==> flow/design.v <==
module ari_unit #(parameter width =16,parameter MSB=32)  
(      input      [width-1:0] A,
       input      [width-1:0] B,
       input                  clk,
       input                  rest,
       input      [1:0]       alu_fun,
       input                  ari_EN,
       output reg [width-1:0] ari_out,  
       output reg             carry_out,
       output reg             ari_flag
       );
       reg  [width-1:0] ari_out_reg;  
 always @(posedge clk or negedge rest)  
       begin 
         if(!rest)
        ari_out <='b0;
      else
          ari_out <=ari_out_reg;
       end  
 always @(*)
      begin 
        carry_out=1'b0;
        ari_flag=1'b0;
        ari_out_reg='b0;
        if(ari_EN)
          begin
          case(alu_fun)    
          2'b00: begin
                 { carry_out,ari_out_reg}=A+B;
                  ari_flag=1'b1;
                  end 
          2'b01:begin
                {carry_out,ari_out_reg}=A-B;                  
                 ari_flag=1'b1;
                end                               
          2'b10:begin
                ari_out_reg=A*B;
                ari_flag=1'b1;
                end                                 
          2'b11:begin
                if(B=='b0)
                  ari_out_reg={width{1'b1}};  
                else
                  ari_out_reg=A/B;
                ari_flag=1'b1;
               end                   
          default: ari_out_reg='b0; 
          endcase
        end  
        else
            begin
            ari_out_reg='b0;
            end   
      end
  endmodule   
module cmp_unit #(parameter width =16)  
(      input      [width-1:0] A,
       input      [width-1:0] B,
       input                  clk,
       input                  rest,
       input      [1:0]       alu_fun,
       input                  cmp_EN,
       output reg [width-1:0] cmp_out,
       output reg             cmp_flag
       );
       reg [width-1:0]  cmp_out_reg; 
 always @(posedge clk or negedge rest)   
       begin 
         if(!rest)
        cmp_out <='b0;
      else
          cmp_out <=cmp_out_reg;
       end  
 always @(*)
      begin 
        cmp_flag=1'b0;
        cmp_out_reg=1'b0;
        if(cmp_EN)
          begin
              case(alu_fun)    
              2'b00: begin
                        cmp_out_reg='b0;
                        cmp_flag=1'b1;
                     end                                       
              2'b01:begin
                     if(A==B)
                       begin
                        cmp_out_reg='b1;
                        cmp_flag=1'b1;
                       end 
                      else
                        begin
                        cmp_out_reg='b0;
                        end
                    end
              2'b10:begin
                     if(A>B)
                       begin
                        cmp_out_reg='b10;
                        cmp_flag=1'b1;
                       end 
                      else
                        begin
                        cmp_out_reg='b0;
                        end
                    end
              2'b11:begin
                     if(A<B)
                       begin
                        cmp_out_reg='b11;
                        cmp_flag=1'b1;
                       end 
                      else
                        begin
                        cmp_out_reg='b0;
                        end
                    end
              default: cmp_out_reg='b0; 
              endcase
       end        
       else
          begin
          cmp_out_reg='b0;
          end 
      end
  endmodule   
module log_unit #(parameter width =16)  
(      input      [width-1:0] A,
       input      [width-1:0] B,
       input                  clk,
       input                  rest,
       input      [1:0]       alu_fun,
       input                  log_EN,
       output reg [width-1:0] log_out,
       output reg             log_flag
       );
       reg  [width-1:0] log_out_reg; 
 always @(posedge clk or negedge rest)   
       begin 
         if(!rest)
        log_out <=1'b0;
      else
          log_out <=log_out_reg;
       end  
 always @(*)
      begin 
        log_flag=1'b0;
        log_out_reg='b0;
        if(log_EN)
        begin  
             case(alu_fun)    
             2'b00: begin                    
                        log_out_reg=A&B;
                        log_flag=1'b1;
                    end                                     
            2'b01:begin     
                        log_out_reg=A|B;
                        log_flag=1'b1;
                   end     
            2'b10:begin                  
                        log_out_reg=~(A&B);
                        log_flag=1'b1;
                  end                    
           2'b11:begin           
                        log_out_reg=~(A|B);
                        log_flag=1'b1;
                 end                  
           default: log_out_reg='b0; 
          endcase  
        end
        else
            begin
            log_out_reg='b0;
            end
      end      
  endmodule   
module shift_unit #(parameter width =16)  
(      input      [width-1:0] A,
       input      [width-1:0] B,
       input                  clk,
       input                  rest,
       input      [1:0]       alu_fun,
       input                  shift_EN,
       output reg [(width*2)-1:0] shift_out,
       output reg             shift_flag
       );
       reg  [(width*2)-1:0]  shift_out_reg; 
 always @(posedge clk or negedge rest)   
       begin 
         if(!rest)
        shift_out <='b0;
      else
          shift_out <=shift_out_reg;
       end  
 always @(*)
      begin 
        shift_flag=1'b0;
        shift_out_reg='b0;
        if(shift_EN)
          begin
          case(alu_fun)    
              2'b00:begin              
                        shift_out_reg=A>>1;
                        shift_flag=1'b1;
                    end                                   
              2'b01:begin
                        shift_out_reg=A<<1;
                        shift_flag=1'b1;
                    end                 
              2'b10:begin
                        shift_out_reg=B>>1;
                        shift_flag=1'b1;
                    end 
              2'b11:begin   
                        shift_out_reg=B<<1;
                        shift_flag=1'b1;
                    end 
             default: shift_out_reg='b0; 
             endcase  
          end
          else
             begin
             shift_out_reg='b0;
             end
      end       
  endmodule   
module dec_unit   
(     
       input           [1:0]     alu_fun,
       output    reg             ari_EN,
       output    reg             log_EN,
       output    reg             cmp_EN,
       output    reg             shift_EN
       );
 always @(*)  
       begin 
       ari_EN=1'b0;
       log_EN=1'b0;
       cmp_EN=1'b0;
       shift_EN=1'b0;
       casex(alu_fun)
         2'b00:ari_EN=1'b1;
         2'b11:shift_EN=1'b1;
         2'b10:cmp_EN=1'b1;
         2'b01:log_EN=1'b1;
         default: begin
                   ari_EN=1'b0;
                   log_EN=1'b0;
                   cmp_EN=1'b0;
                   shift_EN=1'b0;
                  end
       endcase           
       end         
endmodule 
module ALU_TOP #(parameter wid =16,parameter MB=32)   
  (
   input  wire [wid-1:0] A,
   input  wire [wid-1:0] B,
   input  wire [3:0]     alu_fun,
   input  wire           clk,
   input  wire           rest,
   output wire  [wid-1:0]  ari_out,   
   output wire            carry_out,
   output wire            ari_flag,
   output wire  [wid-1:0] log_out,
   output wire            log_flag,
   output wire  [wid-1:0] cmp_out,
   output wire            cmp_flag,
   output wire  [wid-1:0] shift_out,
   output wire            shift_flag
   ); 
  wire  AR_EN,LO_EN,CM_EN,SH_EN; 
  wire [1:0]  ms,ls;
  assign ms=alu_fun[1:0];
  assign ls=alu_fun[3:2];
  ari_unit U_arithmatic (
  .A(A),
  .B(B),
  .clk(clk),
  .rest(rest),
  .alu_fun(ms),
  .ari_EN(AR_EN),
  .ari_out(ari_out),
  .carry_out(carry_out),
  .ari_flag(ari_flag)
  );
  cmp_unit U_compare (
  .A(A),
  .B(B),
  .clk(clk),
  .rest(rest),
  .alu_fun(ms),
  .cmp_EN(CM_EN),
  .cmp_out(cmp_out),
  .cmp_flag(cmp_flag)
  );
  log_unit U_logic (
  .A(A),
  .B(B),
  .clk(clk),
  .rest(rest),
  .alu_fun(ms),
  .log_EN(LO_EN),
  .log_out(log_out),
  .log_flag(log_flag)
  );
  shift_unit U_shift (
  .A(A),
  .B(B),
  .clk(clk),
  .rest(rest),
  .alu_fun(ms),
  .shift_EN(SH_EN),
  .shift_out(shift_out),
  .shift_flag(shift_flag)
  );
  dec_unit U_decoder (
  .alu_fun(ls),
  .cmp_EN(CM_EN),
  .ari_EN(AR_EN),
  .shift_EN(SH_EN),
  .log_EN(LO_EN)
  );
endmodule 
Memo
Re: synthesis data of ALU_TOP

* Tool chain data of ALU_TOP *
Module ALU_TOP before and after one edit of its RTL, step after step.
Lines under "original" count in the file above, lines under "edited" in the edited file.
"change": "edited" minus "original" as printed here.
Operators carry their Yosys type and port widths (W data, S select, Z words).
Cell names lack the library's common part.
A cell with -- has no value.

design
  top = ALU_TOP
  clock port = clk
  standard-cell library = sky130hd
  library corner = tt_025C_1v80

* Diff *
The edit as a unified diff against the file above.
The edited RTL no longer does the same as the RTL above: the edit was made by script, with no optimisation intended.

begin of diff
@@ -65,11 +65,5 @@
        );
        reg [width-1:0]  cmp_out_reg; 
- always @(posedge clk or negedge rest)   
-       begin 
-         if(!rest)
-        cmp_out <='b0;
-      else
-          cmp_out <=cmp_out_reg;
-       end  
+ always @(*) cmp_out = cmp_out_reg;  
  always @(*)
       begin 
end of diff

* Word level *
Yosys after proc, flatten, opt, wreduce and memory -nomap, before mapping. Enables and synchronous resets that opt folds into registers are not counted as muxes. Memory bits, and registers merged into a memory's read port (data or address), are not among the register bits. Print and check cells are not counted.

bit counts
  what                   original  edited  change
  register bits          64        48      -16
  output and inout bits  69        69      0

operators by class
  what                              original  edited  change
  bitwise gates (word level)        4         4       0
  muxes and demuxes                 27        27      0
  $lt $le $gt $ge                   2         2       0
  equality and inequality tests     7         7       0
  add/sub/neg operators             2         2       0
  divide/modulo/power cells         1         1       0
  multiply operators                1         1       0
  reductions and logical operators  9         9       0

operator list
  operator              original  edited  change
  $mux W1               10        10      0
  $mux W16              5         5       0
  $eq A2 B2 Y1 const B  4         4       0
  $pmux W1 S2           4         4       0
  $pmux W16 S4          4         4       0
  $reduce_or A3 Y1      4         4       0
  $eq A2 B1 Y1 const B  2         2       0
  $logic_not A2 Y1      2         2       0
  $mux W2               2         2       0
  $not A16 Y16          2         2       0
  $add A16 B16 Y17      1         1       0
  $and A16 B16 Y16      1         1       0
  $div A16 B16 Y16      1         1       0
  $eq A16 B16 Y1        1         1       0
  $gt A16 B16 Y1        1         1       0
  $logic_not A16 Y1     1         1       0
  $lt A16 B16 Y1        1         1       0
  $mul A16 B16 Y16      1         1       0
  $or A16 B16 Y16       1         1       0
  $pmux W1 S3           1         1       0
  $pmux W1 S4           1         1       0
  $reduce_or A2 Y1      1         1       0
  $reduce_or A4 Y1      1         1       0
  $sub A16 B16 Y17      1         1       0

* Longest topological paths *
Depth = most cells in a row (Yosys ltp): at word level without a register or memory, in the mapped netlist without a sequential cell, where the memories' decode and read muxes count.

depth
  what                           original  edited  change
  depth after elaboration        4         4       0
  ABC_AREA                       0         0       --
  gate-level depth with buffers  134       138     +4

* Mapped cells and area *
Yosys stat after the flow's synthesis: flattened, memories mapped to cells. It holds for the ABC_AREA given above (unset counts as 0); a run with the other value may have another netlist.

cells by type
  type      original  edited  change
  a21oi_1   139       110     -29
  nand2_1   185       170     -15
  nor3_1    51        41      -10
  o21ai_0   82        73      -9
  o21a_1    34        43      +9
  nand2b_1  21        12      -9
  a21o_1    42        50      +8
  a211oi_1  23        16      -7
  or2_2     12        18      +6
  or4_1     3         9       +6
  and4_1    2         8       +6
  nor3b_1   2         8       +6
  clkbuf_1  68        73      +5
  xor2_1    46        51      +5
  nand3_1   34        29      -5
  mux2_2    17        22      +5
  o31ai_1   12        7       -5
  buf_1     10        5       -5

The list need not be complete.

mapped netlist
  what                            original  edited   change
  buffers                         98        100      +2
  mapped flip-flops               50        48       -2
  standard cells after synthesis  1936      1892     -44
  sequential area (µm²)           1251.2    1201.2   -50.0
  chip area (Yosys) (µm²)         14978.1   14839.2  -138.9

By module: a second synthesis without flattening, with its own total; a netlist apart from the flattened one above.

unflattened totals
  what                                           original  edited   change
  cells (unflattened synthesis)                  1981      1916     -65
  area total of the unflattened synthesis (µm²)  15581.2   15339.7  -241.5

Rows give one instance, submodules left out.

by module, original
  module      times used  cells  area (µm²)
  ari_unit    1           1745   13001.2
  shift_unit  1           91     1124.8
  log_unit    1           56     789.5
  cmp_unit    1           85     639.4
  dec_unit    1           4      26.3
  ALU_TOP     1           0      0.0

by module, edited
  module      times used  cells  area (µm²)
  ari_unit    1           1682   12792.3
  shift_unit  1           91     1124.8
  log_unit    1           56     789.5
  cmp_unit    1           83     606.8
  dec_unit    1           4      26.3
  ALU_TOP     1           0      0.0

* Path before layout *
Path of least setup slack by OpenSTA after synthesis, without wires, with an ideal clock, recovery checks aside; 20% of the period is set as input and as output delay. Where synthesis merged equal registers, the netlist keeps one of their names.

timing after synthesis
  what                               original                          edited                            change
  path kind                          input to register                 input to register                 --
  from                               input B[0]                        input B[0]                        --
  to                                 register U_arithmatic.ari_out[0]  register U_arithmatic.ari_out[0]  --
  launch time at the first pin (ps)  7000                              7000                              0
  arrival (ps)                       32253                             33667                             +1414
  input delay (ps)                   7000                              7000                              0
  delay of the path (ps)             25382                             26796                             +1414
  setup slack (ps)                   2618                              1204                              -1414
  period (ps)                        35000                             35000                             0
  stages                             122                               124                               +2
  synthesis period reached (ps)      32382                             33796                             +1414

"delay of the path" is the arrival time less input delay plus setup time.
"stages": output pins that drive a net of the path, with the launching flip-flop's if there is one; two outputs of one cell count as two.
"synthesis period reached" is the clock period less the worst setup slack; recovery checks do not enter. This is arithmetic on one report: input and output delays are still those of the set period (20% each).
The rows between start and end are the longest chain of elaborated cells between them; the timing report does not say that the signal goes this way. Where chains are equally long, one stands for them.
A line is the first line of the expression or statement that the cell stems from. Yosys adds cells for indexed reads and writes and turns some case tables into memories.

on the way, after synthesis, original
  cell sequence = clkbuf_1 -> clkinv_1 -> ha_1 -> a21oi_1 -> ha_1 -> or2_2 -> nand3_1 -> nor2_1 -> mux2_2 -> ha_1 -> nor2_1 -> a211o_1 -> nor2_1 -> nor2_1 -> a21oi_1 -> ha_1 -> o21a_1 -> o21a_1 -> [86 not listed] -> a31oi_1 -> a21o_1 -> nand2_1 -> a21o_1 -> clkbuf_1 -> nand2_1 -> o21ai_0 -> ha_1 -> a21boi_0 -> o21a_1 -> o21ai_0 -> nand2b_1 -> a21oi_1 -> nor2b_1 -> o21ai_0 -> nand2b_1 -> a211oi_1 -> o41ai_1
  cells in the longest elaborated chain = 4
  elaborated cells on any way between the ends = 8
  source lines of those cells = 7

ends and longest elaborated chain, after synthesis, original
  what                RTL line  RTL
  start: declaration  258       input  wire [wid-1:0] B,
  $div A16 B16 Y16    44        ari_out_reg=A/B;
  $mux W16            41        if(B=='b0)
  $pmux W16 S4        27        case(alu_fun)
  $mux W16            25        if(ari_EN)
  end: assignment     16        ari_out <='b0;
  end: assignment     18        ari_out <=ari_out_reg;
  end: declaration    8         output reg [width-1:0] ari_out,

on the way, after synthesis, edited
  cell sequence = clkbuf_1 -> clkinv_1 -> ha_1 -> and3_1 -> nor2_1 -> ha_1 -> o21ai_0 -> nor2b_1 -> nor3_1 -> o31ai_1 -> ha_1 -> o211ai_1 -> a211oi_1 -> and2_1 -> clkbuf_1 -> a311oi_1 -> or2_2 -> ha_1 -> [88 not listed] -> o2111ai_1 -> a31oi_1 -> a21oi_1 -> o21ai_0 -> or3_1 -> a41oi_1 -> clkbuf_1 -> mux2_2 -> ha_1 -> o21a_1 -> o21ai_0 -> nand2b_1 -> a21oi_1 -> nor2b_1 -> o21ai_0 -> a21oi_1 -> a31oi_1 -> o21ai_0
  cells in the longest elaborated chain = 4
  elaborated cells on any way between the ends = 8
  source lines of those cells = 7

ends and longest elaborated chain, after synthesis, edited
  what                RTL line  RTL
  start: declaration  252       input  wire [wid-1:0] B,
  $div A16 B16 Y16    44        ari_out_reg=A/B;
  $mux W16            41        if(B=='b0)
  $pmux W16 S4        27        case(alu_fun)
  $mux W16            25        if(ari_EN)
  end: assignment     16        ari_out <='b0;
  end: assignment     18        ari_out <=ari_out_reg;
  end: declaration    8         output reg [width-1:0] ari_out,

* Worst path after layout *
Path of least setup slack in the final report of the runs of set A (OpenROAD, finished layout, wires in). Where an end is a register, its clock arrival counts in the times.
The report prints the path's times to 10 ps; the period is as set.

timing post-layout
  what                               original                          edited                            change
  path kind                          input to register                 input to register                 --
  from                               input B[9]                        input B[15]                       --
  to                                 register U_arithmatic.ari_out[0]  register U_arithmatic.ari_out[0]  --
  launch time at the first pin (ps)  6840                              6840                              0
  period (ps)                        34200                             34200                             0
  input delay (ps)                   6840                              6840                              0
  stages                             114                               121                               +7
  arrival (ps)                       32910                             33100                             +190
  setup slack (ps)                   1480                              1300                              -180

The rows between start and end are the longest chain of elaborated cells between them; the timing report does not say that the signal goes this way. Where chains are equally long, one stands for them.

on the way, post-layout, original
  cell sequence = clkdlybuf4s50_1 -> or4_4 -> nor3_4 -> and3_1 -> a21oi_1 -> a21oi_2 -> ha_1 -> or2_2 -> nand3_1 -> nor2_2 -> mux2_2 -> ha_1 -> nor2_1 -> a211o_1 -> nor2_4 -> nor2_1 -> a21oi_1 -> ha_1 -> [78 not listed] -> o211ai_1 -> a31oi_1 -> a21o_1 -> nand2_1 -> a21o_4 -> nand2_1 -> o21ai_0 -> ha_1 -> a21boi_0 -> o21a_1 -> o21ai_0 -> nand2b_1 -> a21oi_1 -> nor2b_1 -> o21ai_0 -> nand2b_1 -> a211oi_1 -> o41ai_1
  cells in the longest elaborated chain = 4
  elaborated cells on any way between the ends = 5
  source lines of those cells = 4

ends and longest elaborated chain, post-layout, original
  what                RTL line  RTL
  start: declaration  258       input  wire [wid-1:0] B,
  $div A16 B16 Y16    44        ari_out_reg=A/B;
  $mux W16            41        if(B=='b0)
  $pmux W16 S4        27        case(alu_fun)
  $mux W16            25        if(ari_EN)
  end: assignment     16        ari_out <='b0;
  end: assignment     18        ari_out <=ari_out_reg;
  end: declaration    8         output reg [width-1:0] ari_out,

on the way, post-layout, edited
  cell sequence = clkdlybuf4s50_1 -> nor4_4 -> and4_4 -> and3_1 -> nor2_1 -> ha_1 -> or3_1 -> nand3_1 -> or3_1 -> o31ai_2 -> ha_1 -> o211ai_1 -> a211oi_2 -> and2_1 -> a311oi_2 -> or2_2 -> ha_1 -> or3_1 -> [85 not listed] -> a21oi_2 -> a31oi_2 -> a21oi_2 -> o21ai_0 -> or3_1 -> a41oi_2 -> buf_6 -> mux2_2 -> ha_1 -> o21a_1 -> o21ai_0 -> nand2b_1 -> a21oi_1 -> nor2b_1 -> o21ai_0 -> a21oi_1 -> a31oi_1 -> o21ai_0
  cells in the longest elaborated chain = 4
  elaborated cells on any way between the ends = 5
  source lines of those cells = 4

ends and longest elaborated chain, post-layout, edited
  what                RTL line  RTL
  start: declaration  252       input  wire [wid-1:0] B,
  $div A16 B16 Y16    44        ari_out_reg=A/B;
  $mux W16            41        if(B=='b0)
  $pmux W16 S4        27        case(alu_fun)
  $mux W16            25        if(ari_EN)
  end: assignment     16        ari_out <='b0;
  end: assignment     18        ari_out <=ari_out_reg;
  end: declaration    8         output reg [width-1:0] ari_out,

* Flow runs *
Both versions went through the flow (Yosys, OpenROAD) with the same settings in each pair. Constraints: input delay and output delay 20% of the set period each, output load 0.01 pF.

flow settings, set A
  CORE_UTILIZATION = 40
  period_ns = 34.2
  CAP_MARGIN = 20
  CORE_MARGIN = 2
  SLEW_MARGIN = 20

measured results, set A
  what                                          original   edited     change
  power (W)                                     0.0007139  0.0007097  -0.0000042
  utilization after routing (%)                 46.4       47.8       +1.4
  chip area after synthesis (Yosys) (µm²)       14978.1    14839.2    -138.9
  setup slack of the worst path (ps)            1480       1300       -180
  final setup TNS (ps)                          0          0          0
  area of the die (µm²)                         39008.2    38655.5    -352.7
  standard-cell area of the final layout (µm²)  17083.9    17501.8    +417.9

flow settings, set B
  ABC_AREA = 0
  CAP_MARGIN = 40
  CORE_UTILIZATION = 17
  CTS_CLUSTER_DIAMETER = 127
  CTS_CLUSTER_SIZE = 19
  PLACE_DENSITY_LB_ADDON = 0.27
  SETUP_SLACK_MARGIN = 0.93
  SLEW_MARGIN = 5
  TNS_END_PERCENT = 30
  period_ns = 48.1
  CORE_MARGIN = 2

measured results, set B
  what                                          original   edited     change
  power (W)                                     0.0005092  0.0005122  +0.0000030
  utilization after routing (%)                 20.1       20.1       0.0
  chip area after synthesis (Yosys) (µm²)       14978.1    14839.2    -138.9
  setup slack of the worst path (ps)            8005       6958       -1047
  final setup TNS (ps)                          0          0          0
  area of the die (µm²)                         90495.7    89670.3    -825.4
  standard-cell area of the final layout (µm²)  17500.5    17376.7    -123.8

"power" rests on the timing tool's default activity at the inputs, not on a simulated workload.
